==> flow/design.v <==
module testpc(
	clock,   
	reset,   
	pc,   
	instruction,   
	mem_data,   
	mem_addr,   
	mem_wdata,   
	mwrite_enable,
	mread_enable,
	regwrite_enable,   
	write_addr,   
	reg_write_data   
	);
	input clock, reset;
	input [15:0] instruction, mem_data;
	output [15:0] pc, mem_addr, mem_wdata;
	output [15:0] reg_write_data;
	output mwrite_enable, mread_enable, regwrite_enable;
	output [2:0] write_addr;
	reg [15:0] pc, read_data1, read_data2, ext_imm_data, alu_result;
	reg [15:0] reg_write_data;
	reg [15:0] jump_addr, branch_addr;
	reg [15:0] mwrite_addr, mread_addr;
	reg [6:0] imm_data;
	reg [2:0] read_addr1, read_addr2, write_addr;
	reg [1:0] result_sel;
	reg regwrite_enable, func_sel, imm_sel, mwrite_enable;
	reg mread_enable, memtoreg_sel, jump_enable, branch_enable;
	reg [15:0] reg_table[0:7];
	reg [15:0] c, temp;
	reg c1, c2, s1;
	wire [15:0] b1;
	wire [15:0] and_result, not_result;
	assign mem_addr = alu_result;
	assign mem_wdata = read_data2;
	always@(posedge clock or negedge reset)
	begin
		if(reset == 1'b0)
			pc <= 16'b0000000000000000;
		else if(branch_enable == 1'b1)
		begin
			if(alu_result == 0)
				pc <= pc + branch_addr;
			else
				pc <= pc + 16'b0000000000000001;
		end
		else if(jump_enable == 1'b1)
			pc <= 16'b0000000000000000 + jump_addr;
		else
			pc <= pc + 16'b0000000000000001;
	end
	always@(instruction)
	begin
		begin
			if(instruction[15:13] == 3'b001 && instruction[3:0] <= 4'b0010)   
			begin
				if(instruction[3:0] == 4'b0000)   
				begin
					read_addr1 = instruction[12:10]; 
					read_addr2 = instruction[9:7];  
					write_addr = instruction[6:4];  
					imm_data = 7'b0000000;
					mwrite_addr = 16'b0000000000000000;
					mread_addr = 16'b0000000000000000;
					jump_addr = 16'b0000000000000000;
					branch_addr = 16'b0000000000000000;
					regwrite_enable = 1'b1;
					func_sel = 1'b0;
					result_sel = 2'b00;
					imm_sel = 1'b0;
					mwrite_enable = 1'b0;
					mread_enable = 1'b0;
					memtoreg_sel = 1'b0;
					jump_enable = 1'b0;
					branch_enable = 1'b0;
				end
				else if(instruction[3:0] == 4'b0001)   
				begin
					read_addr1 = instruction[12:10];  
					read_addr2 = instruction[9:7];  
					write_addr = instruction[6:4];  
					imm_data = 7'b0000000;
					mwrite_addr = 16'b0000000000000000;
					mread_addr = 16'b0000000000000000;
					jump_addr = 16'b0000000000000000;
					branch_addr = 16'b0000000000000000;
					regwrite_enable = 1'b1;
					func_sel = 1'b0;
					result_sel = 2'b10;
					imm_sel = 1'b0;
					mwrite_enable = 1'b0;
					mread_enable = 1'b0;
					memtoreg_sel = 1'b0;
					jump_enable = 1'b0;
					branch_enable =	1'b0;		
				end
				else   
				begin
					read_addr1 = instruction[12:10];  
					read_addr2 = instruction[9:7];  
					write_addr = instruction[6:4];  
					imm_data = 7'b0000000;
					mwrite_addr = 16'b0000000000000000;
					mread_addr = 16'b0000000000000000;
					jump_addr = 16'b0000000000000000;
					branch_addr = 16'b0000000000000000;
					regwrite_enable = 1'b1;
					func_sel = 1'b0;
					result_sel = 2'b11;
					imm_sel = 1'b0;
					mwrite_enable = 1'b0;
					mread_enable = 1'b0;
					memtoreg_sel = 1'b0;
					jump_enable = 1'b0;
					branch_enable =	1'b0;		
				end
			end
			else if(instruction[15:13] == 3'b011)   
			begin
				read_addr1 = instruction[12:10];  
				read_addr2 = 3'b000; 
				write_addr = instruction[9:7];  
				imm_data = instruction[6:0];  
				mwrite_addr = 16'b0000000000000000;
				mread_addr = 16'b0000000000000000;
				jump_addr = 16'b0000000000000000;
				branch_addr = 16'b0000000000000000;
				regwrite_enable = 1'b1;
				func_sel = 1'b0;
				result_sel = 2'b00;
				imm_sel = 1'b1;
				mwrite_enable = 1'b0;
				mread_enable = 1'b0;
				memtoreg_sel = 1'b0;
				jump_enable = 1'b0;
				branch_enable =	1'b0;	
			end
			else if(instruction[15:13] == 3'b100)   
			begin
				read_addr1 = instruction[12:10]; 
				read_addr2 = 3'b000;  
				write_addr = instruction[9:7]; 
				imm_data = instruction[6:0];  
				mwrite_addr = 16'b0000000000000000;
				mread_addr = instruction[12:10];
				jump_addr = 16'b0000000000000000;
				branch_addr = 16'b0000000000000000;
				regwrite_enable = 1'b1;
				func_sel = 1'b0;
				result_sel = 2'b00;
				imm_sel = 1'b1;
				mwrite_enable = 1'b0;
				mread_enable = 1'b1;
				memtoreg_sel = 1'b1;
				jump_enable = 1'b0;
				branch_enable =	1'b0;	
			end
			else if(instruction[15:13] == 3'b101)   
			begin
				read_addr1 = instruction[12:10]; 
				read_addr2 = instruction[9:7];
				write_addr = 3'b000;
				imm_data = instruction[6:0]; 
				mwrite_addr = instruction[9:7]; 
				mread_addr = 16'b0000000000000000;
				jump_addr = 16'b0000000000000000;
				branch_addr = 16'b0000000000000000;
				regwrite_enable = 1'b0;
				func_sel = 1'b0;
				result_sel = 2'b00;
				imm_sel = 1'b1;
				mwrite_enable = 1'b1;
				mread_enable = 1'b0;
				memtoreg_sel = 1'b0;
				jump_enable = 1'b0;
				branch_enable =	1'b0;	
			end
			else if(instruction[15:13] == 3'b110)   
			begin
				read_addr1 = instruction[12:10]; 
				read_addr2 = instruction[9:7]; 
				write_addr = 3'b000;
				imm_data = instruction[6:0]; 
				mwrite_addr = 16'b0000000000000000;
				mread_addr = 16'b0000000000000000;
				jump_addr = 16'b0000000000000000;
				branch_addr = instruction[6:0];
				regwrite_enable = 1'b0;
				func_sel = 1'b1;
				result_sel = 2'b00;
				imm_sel = 1'b0;
				mwrite_enable = 1'b0;
				mread_enable = 1'b0;
				memtoreg_sel = 1'b0;
				jump_enable = 1'b0;
				branch_enable =	1'b1;	
			end
			else if(instruction[15:13] == 3'b111)   
			begin
				read_addr1 = 3'b000;
				read_addr2 = 3'b000; 
				write_addr = 3'b000;
				imm_data = 7'b0000000;
				mwrite_addr = 16'b0000000000000000;
				mread_addr = 16'b0000000000000000;
				jump_addr = instruction[12:0];   
				branch_addr = 16'b0000000000000000;
				regwrite_enable = 1'b0;
				func_sel = 1'b0;
				result_sel = 2'b00;
				imm_sel = 1'b0;
				mwrite_enable = 1'b0;
				mread_enable = 1'b0;
				memtoreg_sel = 1'b0;
				jump_enable = 1'b1;
				branch_enable = 1'b0;	
			end
			else   
			begin
				read_addr1 = 3'b000;
				read_addr2 = 3'b000;
				write_addr = 3'b000;
				imm_data = 7'b0000000;
				mwrite_addr = 16'b0000000000000000;
				mread_addr = 16'b0000000000000000;
				jump_addr = 16'b0000000000000000;
				branch_addr = 16'b0000000000000000;
				regwrite_enable = 1'b0;
				func_sel = 1'b0;
				result_sel = 2'b00;
				imm_sel = 1'b0;
				mwrite_enable = 1'b0;
				mread_enable = 1'b0;
				memtoreg_sel = 1'b0;
				jump_enable = 1'b0;
				branch_enable =	1'b0;	
			end
		end
	end
	always@(alu_result, mem_data, memtoreg_sel)
	begin
		if(memtoreg_sel == 1'b1)
			reg_write_data = mem_data;
		else
			reg_write_data = alu_result;
	end
	always@(posedge clock or negedge reset)
	begin
		if(reset == 1'b0)   
		begin
			reg_table[0] <= 16'b0000000000000000;
			reg_table[1] <= 16'b0000000000000000;
			reg_table[2] <= 16'b0000000000000000;
			reg_table[3] <= 16'b0000000000000000;
			reg_table[4] <= 16'b0000000000000000;
			reg_table[5] <= 16'b0000000000000000;
			reg_table[6] <= 16'b0000000000000000;
			reg_table[7] <= 16'b0000000000000000;
		end
		else if(regwrite_enable == 1'b1)
			reg_table[write_addr] <= reg_write_data;
	end
	always@(*)
	begin
		read_data1 = reg_table[read_addr1];
		read_data2 = reg_table[read_addr2];
	end
	reg [15:0] mux_data;
	reg [15:0] adder_result;	
	always@(imm_data)
	begin
		if(imm_data[6] == 1'b1)
			ext_imm_data = 16'b1111111110000000 + imm_data;
		else
			ext_imm_data = 16'b0000000000000000 + imm_data;
	end
	always@(read_data2, ext_imm_data, imm_sel)
	begin
		if(imm_sel == 1'b0)
			mux_data = read_data2;
		else
			mux_data = ext_imm_data;
	end
	always@(mux_data, b1, func_sel)
	case(func_sel)
		1'b0 : temp = mux_data;
		1'b1 : temp = ~mux_data + 1;
	endcase
	assign b1 = temp;
	always@(*)
	begin
	adder_result[0] = read_data1[0] ^ b1[0];
	c[0] = read_data1[0] & b1[0];	
	s1 = b1[1] ^ c[0];
	c1 = b1[1] & c[0];
	adder_result[1] = read_data1[1] ^ s1;
	c2 = read_data1[1] & s1;
	c[1] = c1 | c2;
	s1 = b1[2] ^ c[1];
	c1 = b1[2] & c[1];
	adder_result[2] = read_data1[2] ^ s1;
	c2 = read_data1[2] & s1;
	c[2] = c1 | c2;	
	s1 = b1[3] ^ c[2];
	c1 = b1[3] & c[2];
	adder_result[3] = read_data1[3] ^ s1;
	c2 = read_data1[3] & s1;
	c[3] = c1 | c2;
	s1 = b1[4] ^ c[3];
	c1 = b1[4] & c[3];
	adder_result[4] = read_data1[4] ^ s1;
	c2 = read_data1[4] & s1;
	c[4] = c1 | c2;
	s1 = b1[5] ^ c[4];
	c1 = b1[5] & c[4];
	adder_result[5] = read_data1[5] ^ s1;
	c2 = read_data1[5] & s1;
	c[5] = c1 | c2;
	s1 = b1[6] ^ c[5];
	c1 = b1[6] & c[5];
	adder_result[6] = read_data1[6] ^ s1;
	c2 = read_data1[6] & s1;
	c[6] = c1 | c2;
	s1 = b1[7] ^ c[6];
	c1 = b1[7] & c[6];
	adder_result[7] = read_data1[7] ^ s1;
	c2 = read_data1[7] & s1;
	c[7] = c1 | c2;
	s1 = b1[8] ^ c[7];
	c1 = b1[8] & c[7];
	adder_result[8] = read_data1[8] ^ s1;
	c2 = read_data1[8] & s1;
	c[8] = c1 | c2;
	s1 = b1[9] ^ c[8];
	c1 = b1[9] & c[8];
	adder_result[9] = read_data1[9] ^ s1;
	c2 = read_data1[9] & s1;
	c[9] = c1 | c2;
	s1 = b1[10] ^ c[9];
	c1 = b1[10] & c[9];
	adder_result[10] = read_data1[10] ^ s1;
	c2 = read_data1[10] & s1;
	c[10] = c1 | c2;
	s1 = b1[11] ^ c[10];
	c1 = b1[11] & c[10];
	adder_result[11] = read_data1[11] ^ s1;
	c2 = read_data1[11] & s1;
	c[11] = c1 | c2;
	s1 = b1[12] ^ c[11];
	c1 = b1[12] & c[11];
	adder_result[12] = read_data1[12] ^ s1;
	c2 = read_data1[12] & s1;
	c[12] = c1 | c2;
	s1 = b1[13] ^ c[12];
	c1 = b1[13] & c[12];
	adder_result[13] = read_data1[13] ^ s1;
	c2 = read_data1[13] & s1;
	c[13] = c1 | c2;
	s1 = b1[14] ^ c[13];
	c1 = b1[14] & c[13];
	adder_result[14] = read_data1[14] ^ s1;
	c2 = read_data1[14] & s1;
	c[14] = c1 | c2;
	s1 = b1[15] ^ c[14];
	c1 = b1[15] & c[14];
	adder_result[15] = read_data1[15] ^ s1;
	c2 = read_data1[15] & s1;
	c[15] = c1 | c2;
	end
	assign and_result = read_data1 & mux_data;
	assign not_result = ~read_data1 + mux_data;
	always@(adder_result, and_result, not_result, result_sel)
	case(result_sel)
		2'b00 : alu_result = adder_result;
		2'b01 : 
		begin
			if(adder_result >= 0)
				alu_result = 8'b00000000;
			else
				alu_result = 8'b00000001;
		end
		2'b10 : alu_result = and_result;
		2'b11 : alu_result = not_result;
	endcase
endmodule
* Tool chain data of testpc *
The steps from the RTL of testpc to its reports follow in flow order.
Line numbers count from 1 in the design file above.
Operators carry their Yosys type and port widths (W data, S select, Z words).
Cell names lack the library's common part.
Not given: -

set-up
  top module = testpc
  clock = clock
  standard-cell library = sky130hd
  library corner = tt_025C_1v80

* Word-level counts *
Yosys after proc, flatten, opt, wreduce and memory -nomap, before mapping. Print and check cells are not counted.

storage and ports
  register bits after elaboration = 144
  input bits = 34
  output and inout port bits = 70
  elaborated cells = 206

operators by class
  add/sub/neg operators = 5
  magnitude comparators = 2
  equality and inequality tests = 31
  mux-type cells = 66
  bitwise gates (word level) = 78
  reduce/logical cells = 15

operators by type and width
  kind                     count
  $pmux W16 S8             2
  $mux W16                 6
  $mux W13                 6
  $mux W7                  10
  $pmux W16 S4             1
  $eq A3 B3 Y1 const B     16
  $mux W3                  13
  $add A16 B1 Y16 const B  2
  $add A16 B16 Y16         2
  $not A16 Y16             2
  $pmux W16 S2             1
  $xor A1 B1 Y1            31
  $and A1 B1 Y1            29
  $mux W1                  25
  $eq A3 B2 Y1 const B     7
  $ge A16 B1 Y1 const B    1
  $and A16 B16 Y16         1
  $add A16 B7 Y16 const A  1
  $logic_not A16 Y1        1
  $reduce_and A2 Y1        8
  $or A1 B1 Y1             14
  $eq A3 B1 Y1 const B     4
  $logic_not A3 Y1         3
  $eq A2 B2 Y1 const B     2
  $eq A4 B1 Y1 const B     1
  $le A4 B2 Y1 const B     1
  $logic_not A4 Y1         1
  $mux W2                  2

Other operator kinds: 4; their cells: 4.

* Depth *
Yosys ltp: most cells in a row. Word level: on the elaborated netlist, between registers, memories and ports. Mapped: between sequential cells and ports; inverters and the memories' decode and read muxes count.

depth
  depth after elaboration = 63
  ABC_AREA = 0
  mapped depth = 36
  gate-level depth less buffers = 32

* Synthesis result *
Source: synth_stat.txt of the flow (Yosys; design flattened, memories mapped). It holds for the ABC_AREA given above (unset counts as 0); a run with the other value may have another netlist.

mapped netlist
  cells in the netlist = 1287
  mapped area = 10948.0 um^2
  sequential part of the area = 3603.5 um^2
  flip-flops = 144
  buffers = 79

cell types
  type      count  area in all (um^2)
  dfrtp_1   144    3.6E+03
  mux2_2    59     664.387
  o21ai_0   108    540.518
  nand2_1   143    536.765
  ha_1      40     500.48
  a21oi_1   93     465.446
  nor2_1    119    446.678
  mux2i_1   35     350.336
  fa_1      16     320.307
  a22oi_1   34     255.245
  inv_1     68     255.245
  clkbuf_1  64     240.23
  xnor2_1   21     183.926
  a2111o_1  13     146.39
  a221oi_1  16     140.134
  a22o_1    16     140.134
  and2_1    21     131.376
  xor2_1    15     131.376

Not listed: further types 52, cells in them 262.

* Worst setup path after synthesis *
Path of least setup slack by OpenSTA after synthesis, without wires, with an ideal clock, recovery checks aside; 20% of the period is set as input and as output delay. Where synthesis merged equal registers, the netlist keeps one of their names.

timing after synthesis
  kind = input -> output
  from = input port instruction[9]
  to = output port reg_write_data[15]
  period = 16000 ps
  external input delay = 3200 ps
  output delay = 3200 ps
  time at the first pin = 3200 ps
  data arrival time = 12106 ps
  required time = 12800 ps
  slack = 694 ps
  path delay = 8906 ps
  stages on the path = 33
  period reached after synthesis = 15306 ps

"path delay" is the arrival time less input delay plus setup time.
At an output port there is no setup time.
"stages on the path": output pins that drive a net of the path, with the launching flip-flop's if there is one; two outputs of one cell count as two.
"period reached after synthesis" is the clock period less the worst setup slack; recovery checks do not enter. This is arithmetic on one report: input and output delays are still those of the set period (20% each).

between the ends, after synthesis
  cells stage by stage = clkbuf_1 buf_1 clkbuf_1 a21oi_1 a211o_1 a31oi_1 nand2_1 nand2_1 inv_1 ha_1 mux2i_1 fa_1 fa_1 fa_1 inv_1 fa_1 fa_1 fa_1 fa_1 fa_1 fa_1 fa_1 fa_1 fa_1 fa_1 fa_1 xor2_1 xor2_1 nor2_1 mux2i_1 and2_1 mux2i_1 inv_1
  elaborated cells on any way between the ends = 81
  source lines of those cells = 72
  classes of those cells = 2 x add/sub; 7 x eq/ne; 10 x mux; 61 x logic; 1 x reduce/logical

ends and longest elaborated chain, after synthesis
  element      line  text
  from (decl)  16    input [15:0] instruction, mem_data;
  to (decl)    18    output [15:0] reg_write_data;

No chain of elaborated cells between the ends is given.
Nets of the timed path that keep an RTL name, with a line that drives or declares them; the list need not be complete.

nets with RTL names, path after synthesis
  signal        line  text
  mem_wdata[1]  267   read_data2 = reg_table[read_addr2];
  mem_addr[15]  374   case(result_sel)

* Timing after layout *
Path of least setup slack in the final report of run 2 (OpenROAD, finished layout, wires in). Where an end is a register, its clock arrival counts in the times.
The report prints the path's times to 10 ps; the period is as set.

timing post-layout
  kind = input -> output
  from = input port instruction[15]
  to = output port mem_addr[15]
  period = 16000 ps
  external input delay = 3200 ps
  output delay = 3200 ps
  time at the first pin = 3200 ps
  data arrival time = 12490 ps
  required time = 12800 ps
  slack = 310 ps
  stages on the path = 31

The rows between start and end are the longest chain of elaborated cells between them; the timing report does not say that the signal goes this way. Where chains are equally long, one stands for them.
Each line given opens the expression or statement behind the cell; cells for indexed reads and writes are added by Yosys, which also makes memories of some case tables.

between the ends, post-layout
  cells stage by stage = clkdlybuf4s50_1 or4b_4 buf_4 o2bb2ai_4 o21ai_0 o32a_1 mux2i_2 ha_1 mux2i_2 fa_2 fa_1 fa_1 inv_1 fa_1 fa_1 fa_2 fa_2 fa_2 fa_1 fa_1 fa_1 fa_1 fa_2 fa_1 xor2_1 xor2_1 nor2_1 mux2i_1 and2_4 buf_4 clkdlybuf4s50_1
  length of the longest elaborated chain = 58
  elaborated cells on any way between the ends = 123
  source lines of those cells = 74
  classes of those cells = 3 x add/sub; 22 x eq/ne; 31 x mux; 63 x logic; 4 x reduce/logical

ends and longest elaborated chain, post-layout
  element            line  text
  from (decl)        16    input [15:0] instruction, mem_data;
  $eq A3 B3 Y1       179   else if(instruction[15:13] == 3'b110)
  $mux W7            179
  $mux W7            159   else if(instruction[15:13] == 3'b101)
  $mux W7            139   else if(instruction[15:13] == 3'b100)
  $mux W7            119   else if(instruction[15:13] == 3'b011)
  $mux W7            56    if(instruction[15:13] == 3'b001 && instruction[3:0] <= 4'b0010)
  $add A16 B7 Y16    274   ext_imm_data = 16'b1111111110000000 + imm_data;
  [... 44 more ...]  -
  $or A1 B1 Y1       359   c[13] = c1 | c2;
  $xor A1 B1 Y1      360   s1 = b1[14] ^ c[13];
  $and A1 B1 Y1      363   c2 = read_data1[14] & s1;
  $or A1 B1 Y1       364   c[14] = c1 | c2;
  $xor A1 B1 Y1      365   s1 = b1[15] ^ c[14];
  $xor A1 B1 Y1      367   adder_result[15] = read_data1[15] ^ s1;
  $pmux W16 S4       374   case(result_sel)
  to (decl)          17    output [15:0] pc, mem_addr, mem_wdata;

# Flow runs of testpc

Record of 5 stored runs of the RTL-to-layout flow on testpc, platform sky130hd. The runs are unordered. Constraints: input delay and output delay 20% of the set period each, output load 0.01 pF.
"clock period achieved": clock period set for the run, less the worst setup slack. It is reckoned from that one timing run; input and output delays stay at 20% of the period that was set.
"allowed time less slack (worst setup path)" = time allowed to the worst setup path (clock period - input delay - output delay, where it has them) - its slack; a late launch clock adds to it, a late capture clock takes from it.
"total power after layout" rests on the timing tool's default activity at the inputs, not on a simulated workload.
"allowed time less slack (worst setup path)" is given in steps of 10 ps.
Settings: - = not set for that run.
Among the results, - means that no value is shown for the run.

setting or result                                run 1  run 2            run 3            run 4  run 5
CAP_MARGIN                                       5      20               0                20     20
CELL_PAD_IN_SITES_DETAIL_PLACEMENT               2      -                -                -      -
CORE_UTILIZATION                                 63     40               40               58     40
CTS_CLUSTER_DIAMETER                             100    -                323              285    -
GPL_ROUTABILITY_DRIVEN                           0      -                0                0      -
PLACE_DENSITY_LB_ADDON                           0.2    -                0.21             -      -
SLEW_MARGIN                                      5      20               40               20     20
period_ns                                        13.4   16.0             23.2             17.0   15.8
CORE_MARGIN                                      2      2                6                2      2
ABC_AREA                                         -      -                1                1      -
CELL_PAD_IN_SITES_GLOBAL_PLACEMENT               -      -                1                2      -
CORE_ASPECT_RATIO                                -      -                1.85             1.71   -
CTS_CLUSTER_SIZE                                 -      -                19               -      -
HOLD_SLACK_MARGIN                                -      -                -0.01            -      -
SETUP_SLACK_MARGIN                               -      -                2.02             -0.31  3.03
TNS_END_PERCENT                                  -      -                55               -      -
GPL_TIMING_DRIVEN                                -      -                -                1      -
PLACE_DENSITY                                    -      -                -                0.9    -
chip area after synthesis (Yosys) (um^2)         -      10948.0          11390.9          -      10948.0
area inside the die boundary (um^2)              -      28709.9          32865.0          -      28709.9
standard-cell area after layout (um^2)           -      13384.1          13249.0          -      13529.2
setup slack of the critical path (ps)            -      311              3074             -      1749
setup total negative slack (ps)                  -      0                0                -      0
worst hold slack (ps)                            -      514              480              -      519
total power after layout (µW)                    -      2637             1609             -      2782
clock period achieved (ps)                       -      15689            20126            -      14051
allowed time less slack (worst setup path) (ps)  -      9290             10850            -      7730
worst setup path kind                            -      input -> output  input -> output  -      input -> output

Run 1: no results, placement failed with DPL-0033
Run 4: no results, placement failed with GPL-0301
